==> flow/design.v <==
module vDFFE(clk, load, in, out);
  parameter n=1;
  input clk, load;
  input [n-1:0] in;
  output [n-1:0] out;
  reg [n-1:0] out;
  reg [n-1:0] vDFF_in;
  always@(*)
    vDFF_in = (load) ? in : out;
  always @(posedge clk)
    out <= vDFF_in;
endmodule
module shifter(in, shift, sout);
	input [15:0] in;
	input [1:0] shift;
	output reg [15:0] sout;
	always@(*) begin
		case(shift)
			2'b00: sout = in;
			2'b01: sout = in << 1;
			2'b10: sout = in >> 1;
			2'b11: begin
				sout = in >> 1;
				sout[15] = in[15];
			end
			default: sout = in;
		endcase
	end
endmodule
module ALU(Ain, Bin, ALUop, out, Z);
	input [15:0] Ain, Bin;
	input [1:0] ALUop;
	output reg Z;
	output reg [15:0] out;
	always@(*) begin
		casex(ALUop)
			2'b00: out = Ain + Bin;
			2'b01: out = Ain - Bin;
			2'b10: out = Ain & Bin;
			2'b11: out = ~Bin;
			default: out = 16'bxxxxxxxxxxxxxxxx;
		endcase
		Z = (out == 16'b0) ? 1'b1 : 1'b0;
	end
endmodule
module regfile(data_in, writenum, write, readnum, clk, data_out);
	input [15:0] data_in;
	input [2:0] writenum, readnum;
	input write, clk;
	output reg [15:0] data_out;
	reg [7:0] writenum_out, readnum_out;
	reg [15:0] R0, R1, R2, R3, R4, R5, R6, R7;
	always@(*) begin
		writenum_out = 8'b0;
		case(writenum)
			3'b000: writenum_out[0] = 1'b1;
			3'b001: writenum_out[1] = 1'b1;
			3'b010: writenum_out[2] = 1'b1;
			3'b011: writenum_out[3] = 1'b1;
			3'b100: writenum_out[4] = 1'b1;
			3'b101: writenum_out[5] = 1'b1;
			3'b110: writenum_out[6] = 1'b1;
			3'b111: writenum_out[7] = 1'b1;
			default: writenum_out = 8'b0;
		endcase
	end
	always@(posedge clk) begin
		if(write) begin
			case(writenum_out)
				8'b00000001: R0 <= data_in;
				8'b00000010: R1 <= data_in;
				8'b00000100: R2 <= data_in;
				8'b00001000: R3 <= data_in;
				8'b00010000: R4 <= data_in;
				8'b00100000: R5 <= data_in;
				8'b01000000: R6 <= data_in;
				8'b10000000: R7 <= data_in;
				default: {R0, R1, R2, R3, R4, R5, R6, R7} <= {8'b0, 8'b0, 8'b0, 8'b0, 8'b0, 8'b0, 8'b0, 8'b0};
			endcase
		end
	end
	always@(*) begin
		readnum_out = 8'b0;
		case(readnum)
			3'b000: readnum_out[0] = 1'b1;
			3'b001: readnum_out[1] = 1'b1;
			3'b010: readnum_out[2] = 1'b1;
			3'b011: readnum_out[3] = 1'b1;
			3'b100: readnum_out[4] = 1'b1;
			3'b101: readnum_out[5] = 1'b1;
			3'b110: readnum_out[6] = 1'b1;
			3'b111: readnum_out[7] = 1'b1;
			default: readnum_out = 8'b0;
		endcase
	end
	always@(*) begin
		case(readnum_out)
			8'b00000001: data_out = R0;
			8'b00000010: data_out = R1;
			8'b00000100: data_out = R2;
			8'b00001000: data_out = R3;
			8'b00010000: data_out = R4;
			8'b00100000: data_out = R5;
			8'b01000000: data_out = R6;
			8'b10000000: data_out = R7;
			default: data_out = 16'b0;
		endcase
	end
endmodule
module datapath(clk,readnum,vsel,loada,loadb,shift,asel,bsel,ALUop,loadc,loads,writenum,write,mdata,PC,sximm5,sximm8,Z_out,datapath_out);
  input clk;
  input [2:0] readnum, writenum;
  input [1:0] ALUop, shift;
  input write, loada, loadb, asel, bsel, loadc, loads;
  input [1:0] vsel;
  input [15:0] sximm5, sximm8, mdata;
  input [7:0] PC;
  output [15:0] datapath_out;
  output [2:0] Z_out;
  wire [15:0] data_out;
  wire [15:0] out;
  wire [15:0] sout;
  wire Z;
  wire [15:0] in;
  wire [15:0] in_loadA;
  wire [15:0] datapath_out;
  wire [2:0] Z_out;
  reg [15:0] data_in;
  reg [15:0] Ain;
  reg [15:0] Bin;
  reg [2:0] status_in;
  regfile REGFILE(.data_in(data_in),.writenum(writenum),.write(write),.readnum(readnum),.clk(clk),.data_out(data_out));
  ALU U2(.Ain(Ain),.Bin(Bin),.ALUop(ALUop),.out(out),.Z(Z));
  shifter U1(.in(in),.shift(shift),.sout(sout));
  always@(*)begin   
    case(vsel)
      2'b00: data_in = datapath_out;
      2'b01: data_in = {8'b0, PC};
      2'b10: data_in = sximm8;
      2'b11: data_in = mdata;
      default: data_in = 16'b0;
    endcase
  end
  always@(*)begin
    if(asel == 1'b1)  
      Ain = 16'b0000000000000000;
    else
      Ain = in_loadA;
  end
  always@(*)begin
    if(bsel == 1'b1)  
      Bin = sximm5;
    else
      Bin = sout;
  end
  always@(*) begin
    status_in[2] = (Ain[15]^Bin[15]) ? 0 : (out[15]^Ain[15]);
    status_in[1] = out[15];
    status_in[0] = Z;
  end
  vDFFE #(16) A(clk, loada, data_out, in_loadA);
  vDFFE #(16) B(clk, loadb, data_out, in);
  vDFFE #(16) C(clk, loadc, out, datapath_out);
  vDFFE #(3) STATUS(clk, loads, status_in, Z_out);
endmodule
module cpu(clk, reset, s, load, in, out, N, V, Z, w);
    input clk, reset, s, load;
    input [15:0] in;
    output [15:0] out;
    output reg N, V, Z, w;
    parameter Swait = 4'b0000, Sdecode = 4'b0001, SgetA = 4'b0010, SgetB = 4'b0011, Swrite = 4'b0100, Srewrite = 4'b0101, Salu = 4'b0110, Sshift = 4'b0111, Sloadout = 4'b1000;
    wire [15:0] decoder_in;
    reg [1:0] op, shift;
    reg [15:0] sximm5, sximm8;
    reg [2:0] opcode, readnum, writenum;
    reg [3:0] state;
    reg [2:0] nsel;
    reg [1:0] vsel;
    reg loada, loadb, asel, bsel, loadc, loads, write;
    wire [2:0] Z_out;
    vDFFE #(16) Instruct_Reg(clk, load, in, decoder_in);
    always@(*) begin
        op = decoder_in[12:11];
        sximm5 = { {11{decoder_in[4]}}, decoder_in[4:0] };
        sximm8 = { {8{decoder_in[7]}}, decoder_in[7:0] };
        shift = decoder_in[4:3];
        opcode = decoder_in[15:13];
    end
    always@(*)begin
       case(nsel)
            3'b001: begin
                readnum = decoder_in[2:0];
                writenum = decoder_in[2:0];
            end  
            3'b010: begin
                readnum = decoder_in[7:5];
                writenum = decoder_in[7:5];
            end  
            3'b100: begin
                readnum = decoder_in[10:8];
                writenum = decoder_in[10:8];
            end  
            default: {readnum, writenum} = 3'b0;
        endcase 
    end
    reg [3:0] state_t;
    reg w_t;
    reg [2:0] nsel_t;
    reg [1:0] vsel_t;
    reg loada_t, loadb_t, asel_t, bsel_t, loadc_t, loads_t, write_t;
    always @(posedge clk) begin
        {state_t, w_t, nsel_t, vsel_t} = {state, w, nsel, vsel};
        {loada_t, loadb_t, asel_t, bsel_t, loadc_t, loads_t, write_t} = {loada, loadb, asel, bsel, loadc, loads, write};
        if(reset == 1'b1) {w_t, state_t} = {1'b1, Swait};
        else begin
            case(state_t)
                Sdecode: begin
                    if(opcode == 3'b110 && op == 2'b10) {w_t, state_t} = {1'b0, Swrite};
                    else {w_t, state_t} = {1'b0, SgetA};
                end
                Swrite: state_t = Swait;
                Swait: begin 
                    state_t = (s == 1'b1) ? Sdecode : Swait;
                    w_t = ~s;
                end
                SgetA: state_t = SgetB;
                SgetB: begin
                    if(opcode == 3'b110 && op == 2'b0) state_t = Sshift;
                    else if(opcode == 3'b101) state_t = Salu;
                end
                Salu: state_t = Sloadout;
                Sshift: state_t = Sloadout;
                Sloadout: state_t = Srewrite;
                Srewrite: state_t = Swait;
                default: {state_t, w_t} = {Swait, 1'b1};
            endcase
        end
        case(state_t)
            SgetA: {nsel_t, loada_t, loadb_t} = {3'b100, 1'b1, 1'b0};
            SgetB: {nsel_t, loadb_t, loada_t} = {3'b001, 1'b1, 1'b0};
            Salu: {asel_t, bsel_t} = {1'b0, 1'b0};
            Sshift: {asel_t, bsel_t} = {1'b1, 1'b0};
            Sloadout: {loadc_t, loads_t} = {1'b1, 1'b1};
            Srewrite: {vsel_t, nsel_t, write_t} = {2'b0, 3'b010, 1'b1};
            Swrite: {vsel_t, nsel_t, write_t} = {2'b10, 3'b100, 1'b1};
            default: begin 
                {nsel_t, vsel_t} = {3'b0, 2'b0};
                {loada_t, loadb_t, loadc_t, loads_t, asel_t, bsel_t, write_t} = 1'b0;
            end
        endcase
        {state, w, nsel, vsel} <= {state_t, w_t, nsel_t, vsel_t};
        {loada, loadb, asel, bsel, loadc, loads, write} <= {loada_t, loadb_t, asel_t, bsel_t, loadc_t, loads_t, write_t};
    end
    datapath DP(
        .clk(clk), 
        .readnum(readnum), 
        .vsel(vsel), 
        .loada(loada), 
        .loadb(loadb), 
        .shift(shift),
        .asel(asel),
        .bsel(bsel),
        .ALUop(op),
        .loadc(loadc),
        .loads(loads),
        .writenum(writenum),
        .write(write),
        .mdata(16'b0),
        .PC(8'b0),
        .sximm5(sximm5),
        .sximm8(sximm8),
        .Z_out(Z_out),
        .datapath_out(out)
    );
    always @(*) begin
        V = Z_out[2];
        N = Z_out[1];
        Z = Z_out[0];
    end
endmodule
# Reports on cpu
# Tool output for the design above, in the order of the flow.
# Line numbers count from 1 in the design file above.
# Library cell names are shortened.
# A cell with -- has no value.
[design] design="cpu" clock_port="clk" library="sky130hd" pvt_corner="tt_025C_1v80"

# Word level
# Source: Yosys, flattened and elaborated, memories not mapped. Widths are those after wreduce. Registers that Yosys merges into a memory's read port (data or address) are not register bits. Print and check cells do not count.
# Yosys's memory passes give these memory sizes; they may raise the number of words (mostly to a power of two), join words into wider ones and drop unused or constant bits.
[op_classes] n_addsub=2 eq_ne=45 n_logic=13 n_reduce_logical=35 n_mux=30
[op_table] cell="case mux 16 bit (select 2 bit)" n=8
[op_table] cell="case mux 16 bit (select 8 bit)" n=1
[op_table] cell="case mux 16 bit (select 4 bit)" n=1
[op_table] cell="OR reduction 7 bit" n=9
[op_table] cell="case mux 16 bit (select 3 bit)" n=1
[op_table] cell="case mux 15 bit (select 3 bit)" n=1
[op_table] cell="equality test 4 x 3 -> 1 bit (second input constant)" n=8
[op_table] cell="case mux 4 bit (select 6 bit)" n=1
[op_table] cell="adder 16 bit" n=1
[op_table] cell="subtractor 16 bit" n=1
[op_table] cell="bitwise AND 16 bit" n=1
[op_table] cell="NOT 16 bit" n=1
[op_table] cell="zero test 16 bit" n=1
[op_table] cell="AND reduction 2 bit" n=8
[op_table] cell="equality test 4 x 2 -> 1 bit (second input constant)" n=4
[op_table] cell="equality test 8 x 1 -> 1 bit (second input constant)" n=2
[op_table] cell="equality test 8 x 2 -> 1 bit (second input constant)" n=2
[op_table] cell="equality test 8 x 3 -> 1 bit (second input constant)" n=2
[op_table] cell="equality test 8 x 4 -> 1 bit (second input constant)" n=2
[op_table] cell="equality test 8 x 5 -> 1 bit (second input constant)" n=2
[op_table] cell="equality test 8 x 6 -> 1 bit (second input constant)" n=2
[op_table] cell="equality test 8 x 7 -> 1 bit (second input constant)" n=2
[op_table] cell="equality test 8 bit (second input constant)" n=2
[op_table] cell="two-way mux 16 bit" n=1
[op_table] cell="OR reduction 5 bit" n=3
[op_table] cell="equality test 2 bit (second input constant)" n=6
[op_table] cell="OR reduction 2 bit" n=6
[op_table] cell="case mux 3 bit (select 4 bit)" n=1
# Other operator kinds: 20; their cells: 45.
[bits] word_cells=150 mem_bits_ro=128 regBits=210 input_bits=20 mem_count=2 out_inout_bits=20
[memory_table] memory="(name not given)" words=8 width=8 read_ports=1 write_ports=0 line_no=84 source="case(readnum)"
[memory_table] memory="(name not given)" words=8 width=8 read_ports=1 write_ports=0 line_no=55 source="case(writenum)"

# Longest topological paths
# Longest topological path by Yosys (ltp), each cell counted once; first at word level (registers and memories cut), then after technology mapping (sequential cells cut; the memories' decode and read muxes count).
[logic_depth] depth_word=8 ABC_AREA=1 mapped_depth=29 ltp_nobuf=28

# Synthesis result
# Yosys stat after the flow's synthesis: flattened, memories mapped to cells. It holds for the ABC_AREA given above (unset counts as 0); a run with the other value may have another netlist.
[mapped] yosys_area_um2=10194.8 mapped_cells=999 seqArea_um2=6256.0 buf_cells=28 ff_cells=213
[types] cell_type="edfxtp_1" n=199 area_total_um2=5.98E+03
[types] cell_type="nor2_1" n=201 area_total_um2=754.474
[types] cell_type="nand2_1" n=172 area_total_um2=645.619
[types] cell_type="ha_1" n=23 area_total_um2=287.776
[types] cell_type="inv_1" n=76 area_total_um2=285.274
[types] cell_type="dfxtp_1" n=14 area_total_um2=280.269
[types] cell_type="a21oi_1" n=47 area_total_um2=235.226
[types] cell_type="nand3_1" n=43 area_total_um2=215.206
[types] cell_type="a221oi_1" n=17 area_total_um2=148.893
[types] cell_type="o21ai_0" n=28 area_total_um2=140.134
[types] cell_type="a22oi_1" n=18 area_total_um2=135.13
[types] cell_type="xor2_1" n=14 area_total_um2=122.618
[types] cell_type="nand4_1" n=17 area_total_um2=106.352
[types] cell_type="a32o_1" n=10 area_total_um2=100.096
[types] cell_type="or2_1" n=12 area_total_um2=75.072
[types] cell_type="clkbuf_1" n=15 area_total_um2=56.304
[types] cell_type="buf_2" n=10 area_total_um2=50.048
[types] cell_type="mux2i_1" n=5 area_total_um2=50.048
# Other cell types: 28; their cells: 78.

# Worst setup path after synthesis
# Path of least setup slack by OpenSTA after synthesis, without wires, with an ideal clock, recovery checks aside; 20% of the period is set as input and as output delay. Where synthesis merged equal registers, the netlist keeps one of their names.
[synth_timing] path_type="reg-to-reg" startpoint="register Instruct_Reg.out[3]" endpoint="register DP.STATUS.out[2]" setup_slack_ns=4.498 t_required_ns=7.746 setup_ns=0.254 launch_ns=0.000 path_buffers=2 stages=27 delay_ns=3.502 arrival_ns=3.248 tclk_ns=8.0 synth_period_reached_ns=3.502
# "delay_ns" is the arrival time less input delay plus setup time.
# "stages": output pins that drive a net of the path, with the launching flip-flop's if there is one; two outputs of one cell count as two.
# "synth_period_reached_ns" is the clock period less the worst setup slack; recovery checks do not enter. This is arithmetic on one report: input and output delays are still those of the set period (20% each).
# Between the ends stands the longest chain of elaborated cells between them, by number of cells; it is not shown to be the way that was timed. Of several equally long chains one is given.
# A line is the first line of the expression or statement that the cell stems from. Yosys adds cells for indexed reads and writes and turns some case tables into memories.
[synth_between] path_cell_list="edfxtp_1 > inv_1 > ha_1 > buf_6 > buf_2 > a21oi_1 > a21oi_2 > inv_1 > ha_1 > inv_1 > nor3_2 > inv_1 > nor2_2 > nand3_1 > nand2_1 > o21ai_1 > xnor2_1 > inv_1 > ha_1 > nand2_1 > nor2_1 > a211oi_1 > nand2_1 > nand3_1 > nand3_2 > nand3_1 > a21oi_2" elab_chain_len=6 cone_cells=15 cone_lines=7 classes_between="2 x add/sub; 3 x eq/ne; 3 x mux; 4 x logic; 3 x reduce/logical"
[synth_rtl] element="from (decl)" line_no=5 source="output [n-1:0] out;"
[synth_rtl] element="from (assign)" line_no=11 source="out <= vDFF_in;"
[synth_rtl] element="equality test 2 bit" line_no=18 source="case(shift)"
[synth_rtl] element="OR reduction 2 bit"
[synth_rtl] element="case mux 15 bit (select 3 bit)" line_no=18
[synth_rtl] element="subtractor 16 bit" line_no=38 source="2'b01: out = Ain - Bin;"
[synth_rtl] element="case mux 16 bit (select 4 bit)" line_no=36 source="casex(ALUop)"
[synth_rtl] element="XOR 1 bit" line_no=157 source="status_in[2] = (Ain[15]^Bin[15]) ? 0 : (out[15]^Ain[15]);"
[synth_rtl] element="to (assign)" line_no=11
[synth_rtl] element="to (decl)" line_no=5

# Path in the finished layout
# From the final timing report of entry B: the path of least setup slack in the routed layout; clock arrival at registers is part of the times.
[layout_timing] path_type="reg-to-reg" startpoint="register Instruct_Reg.out[3]" endpoint="register DP.STATUS.out[0]" tclk_ns=4.76 path_buffers=2 setup_ns=0.24 arrival_ns=4.51 launch_ns=0.50 setup_slack_ns=0.52 stages=24 t_required_ns=5.03
# Between the ends stands the longest chain of elaborated cells between them, by number of cells; it is not shown to be the way that was timed. Of several equally long chains one is given.
[layout_between] path_cell_list="edfxtp_1 > inv_2 > ha_4 > buf_8 > buf_4 > a21oi_1 > nand2_1 > nand2_1 > nand2_1 > nor2_2 > nand2_2 > nand2_2 > o21ai_0 > xor2_1 > ha_4 > a21oi_2 > a21boi_2 > nand3_2 > a21oi_1 > o21ai_2 > nand2_2 > nor2_1 > nand4_1 > nor3_2" elab_chain_len=7 cone_cells=15 cone_lines=7 classes_between="2 x add/sub; 3 x eq/ne; 4 x mux; 2 x logic; 4 x reduce/logical"
[layout_rtl] element="from (decl)" line_no=5 source="output [n-1:0] out;"
[layout_rtl] element="from (assign)" line_no=11 source="out <= vDFF_in;"
[layout_rtl] element="equality test 2 bit" line_no=18 source="case(shift)"
[layout_rtl] element="OR reduction 2 bit"
[layout_rtl] element="case mux 15 bit (select 3 bit)" line_no=18
[layout_rtl] element="subtractor 16 bit" line_no=38 source="2'b01: out = Ain - Bin;"
[layout_rtl] element="case mux 16 bit (select 4 bit)" line_no=36 source="casex(ALUop)"
[layout_rtl] element="zero test 16 bit" line_no=43 source="Z = (out == 16'b0) ? 1'b1 : 1'b0;"
[layout_rtl] element="two-way mux 1 bit" line_no=43
[layout_rtl] element="to (assign)" line_no=11
[layout_rtl] element="to (decl)" line_no=5
# Nets of the timed path that keep an RTL name, with a line that drives or declares them; the list need not be complete.
[layout_nets] net="DP.C.in[12]" line_no=36

# Stored flow runs of cpu (2 of them; Yosys, OpenROAD, sky130hd). They differ in their settings and are not a sequence. Constraints: input delay and output delay 20% of the set period each, output load 0.01 pF.
# "timing.achieved_period_ns": clock period set for the run, less the worst setup slack. It is reckoned from that one timing run; input and output delays stay at 20% of the period that was set.
# By "design_power_mw" is meant OpenSTA's value without simulated activity: inputs other than the clock are taken to toggle once in ten clock periods, and the tool carries that through the logic.
run="entry A" settings ABC_AREA=1 CAP_MARGIN=25 CELL_PAD_IN_SITES_GLOBAL_PLACEMENT=1 CORE_UTILIZATION=69 CTS_CLUSTER_SIZE=30 GPL_TIMING_DRIVEN=0 MAX_ROUTING_LAYER="met5" PLACE_DENSITY_LB_ADDON=0.16 SETUP_SLACK_MARGIN=1.56 TNS_END_PERCENT=40 period_ns=8.0 CORE_MARGIN=2 SLEW_MARGIN=20
run="entry A" outcome="incomplete, placement halted on FLW-0024"
run="entry B" settings ABC_AREA=1 CELL_PAD_IN_SITES_DETAIL_PLACEMENT=1 CORE_ASPECT_RATIO=1.07 CORE_MARGIN=2 CORE_UTILIZATION=35 CTS_CLUSTER_DIAMETER=386 CTS_CLUSTER_SIZE=21 GPL_ROUTABILITY_DRIVEN=1 GPL_TIMING_DRIVEN=0 MAX_ROUTING_LAYER="met4" MIN_ROUTING_LAYER="met2" PLACE_DENSITY=0.73 SETUP_SLACK_MARGIN=1.03 TNS_END_PERCENT=90 period_ns=4.76 CAP_MARGIN=20 SLEW_MARGIN=20
run="entry B" results timing.achieved_period_ns=4.238 worstSetupSlack_ns=0.522 util_pct=42.7 hold_ws_ns=0.462 die_um2=30509.5 design_power_mw=4.675 yosys.chip_area_um2=10194.8
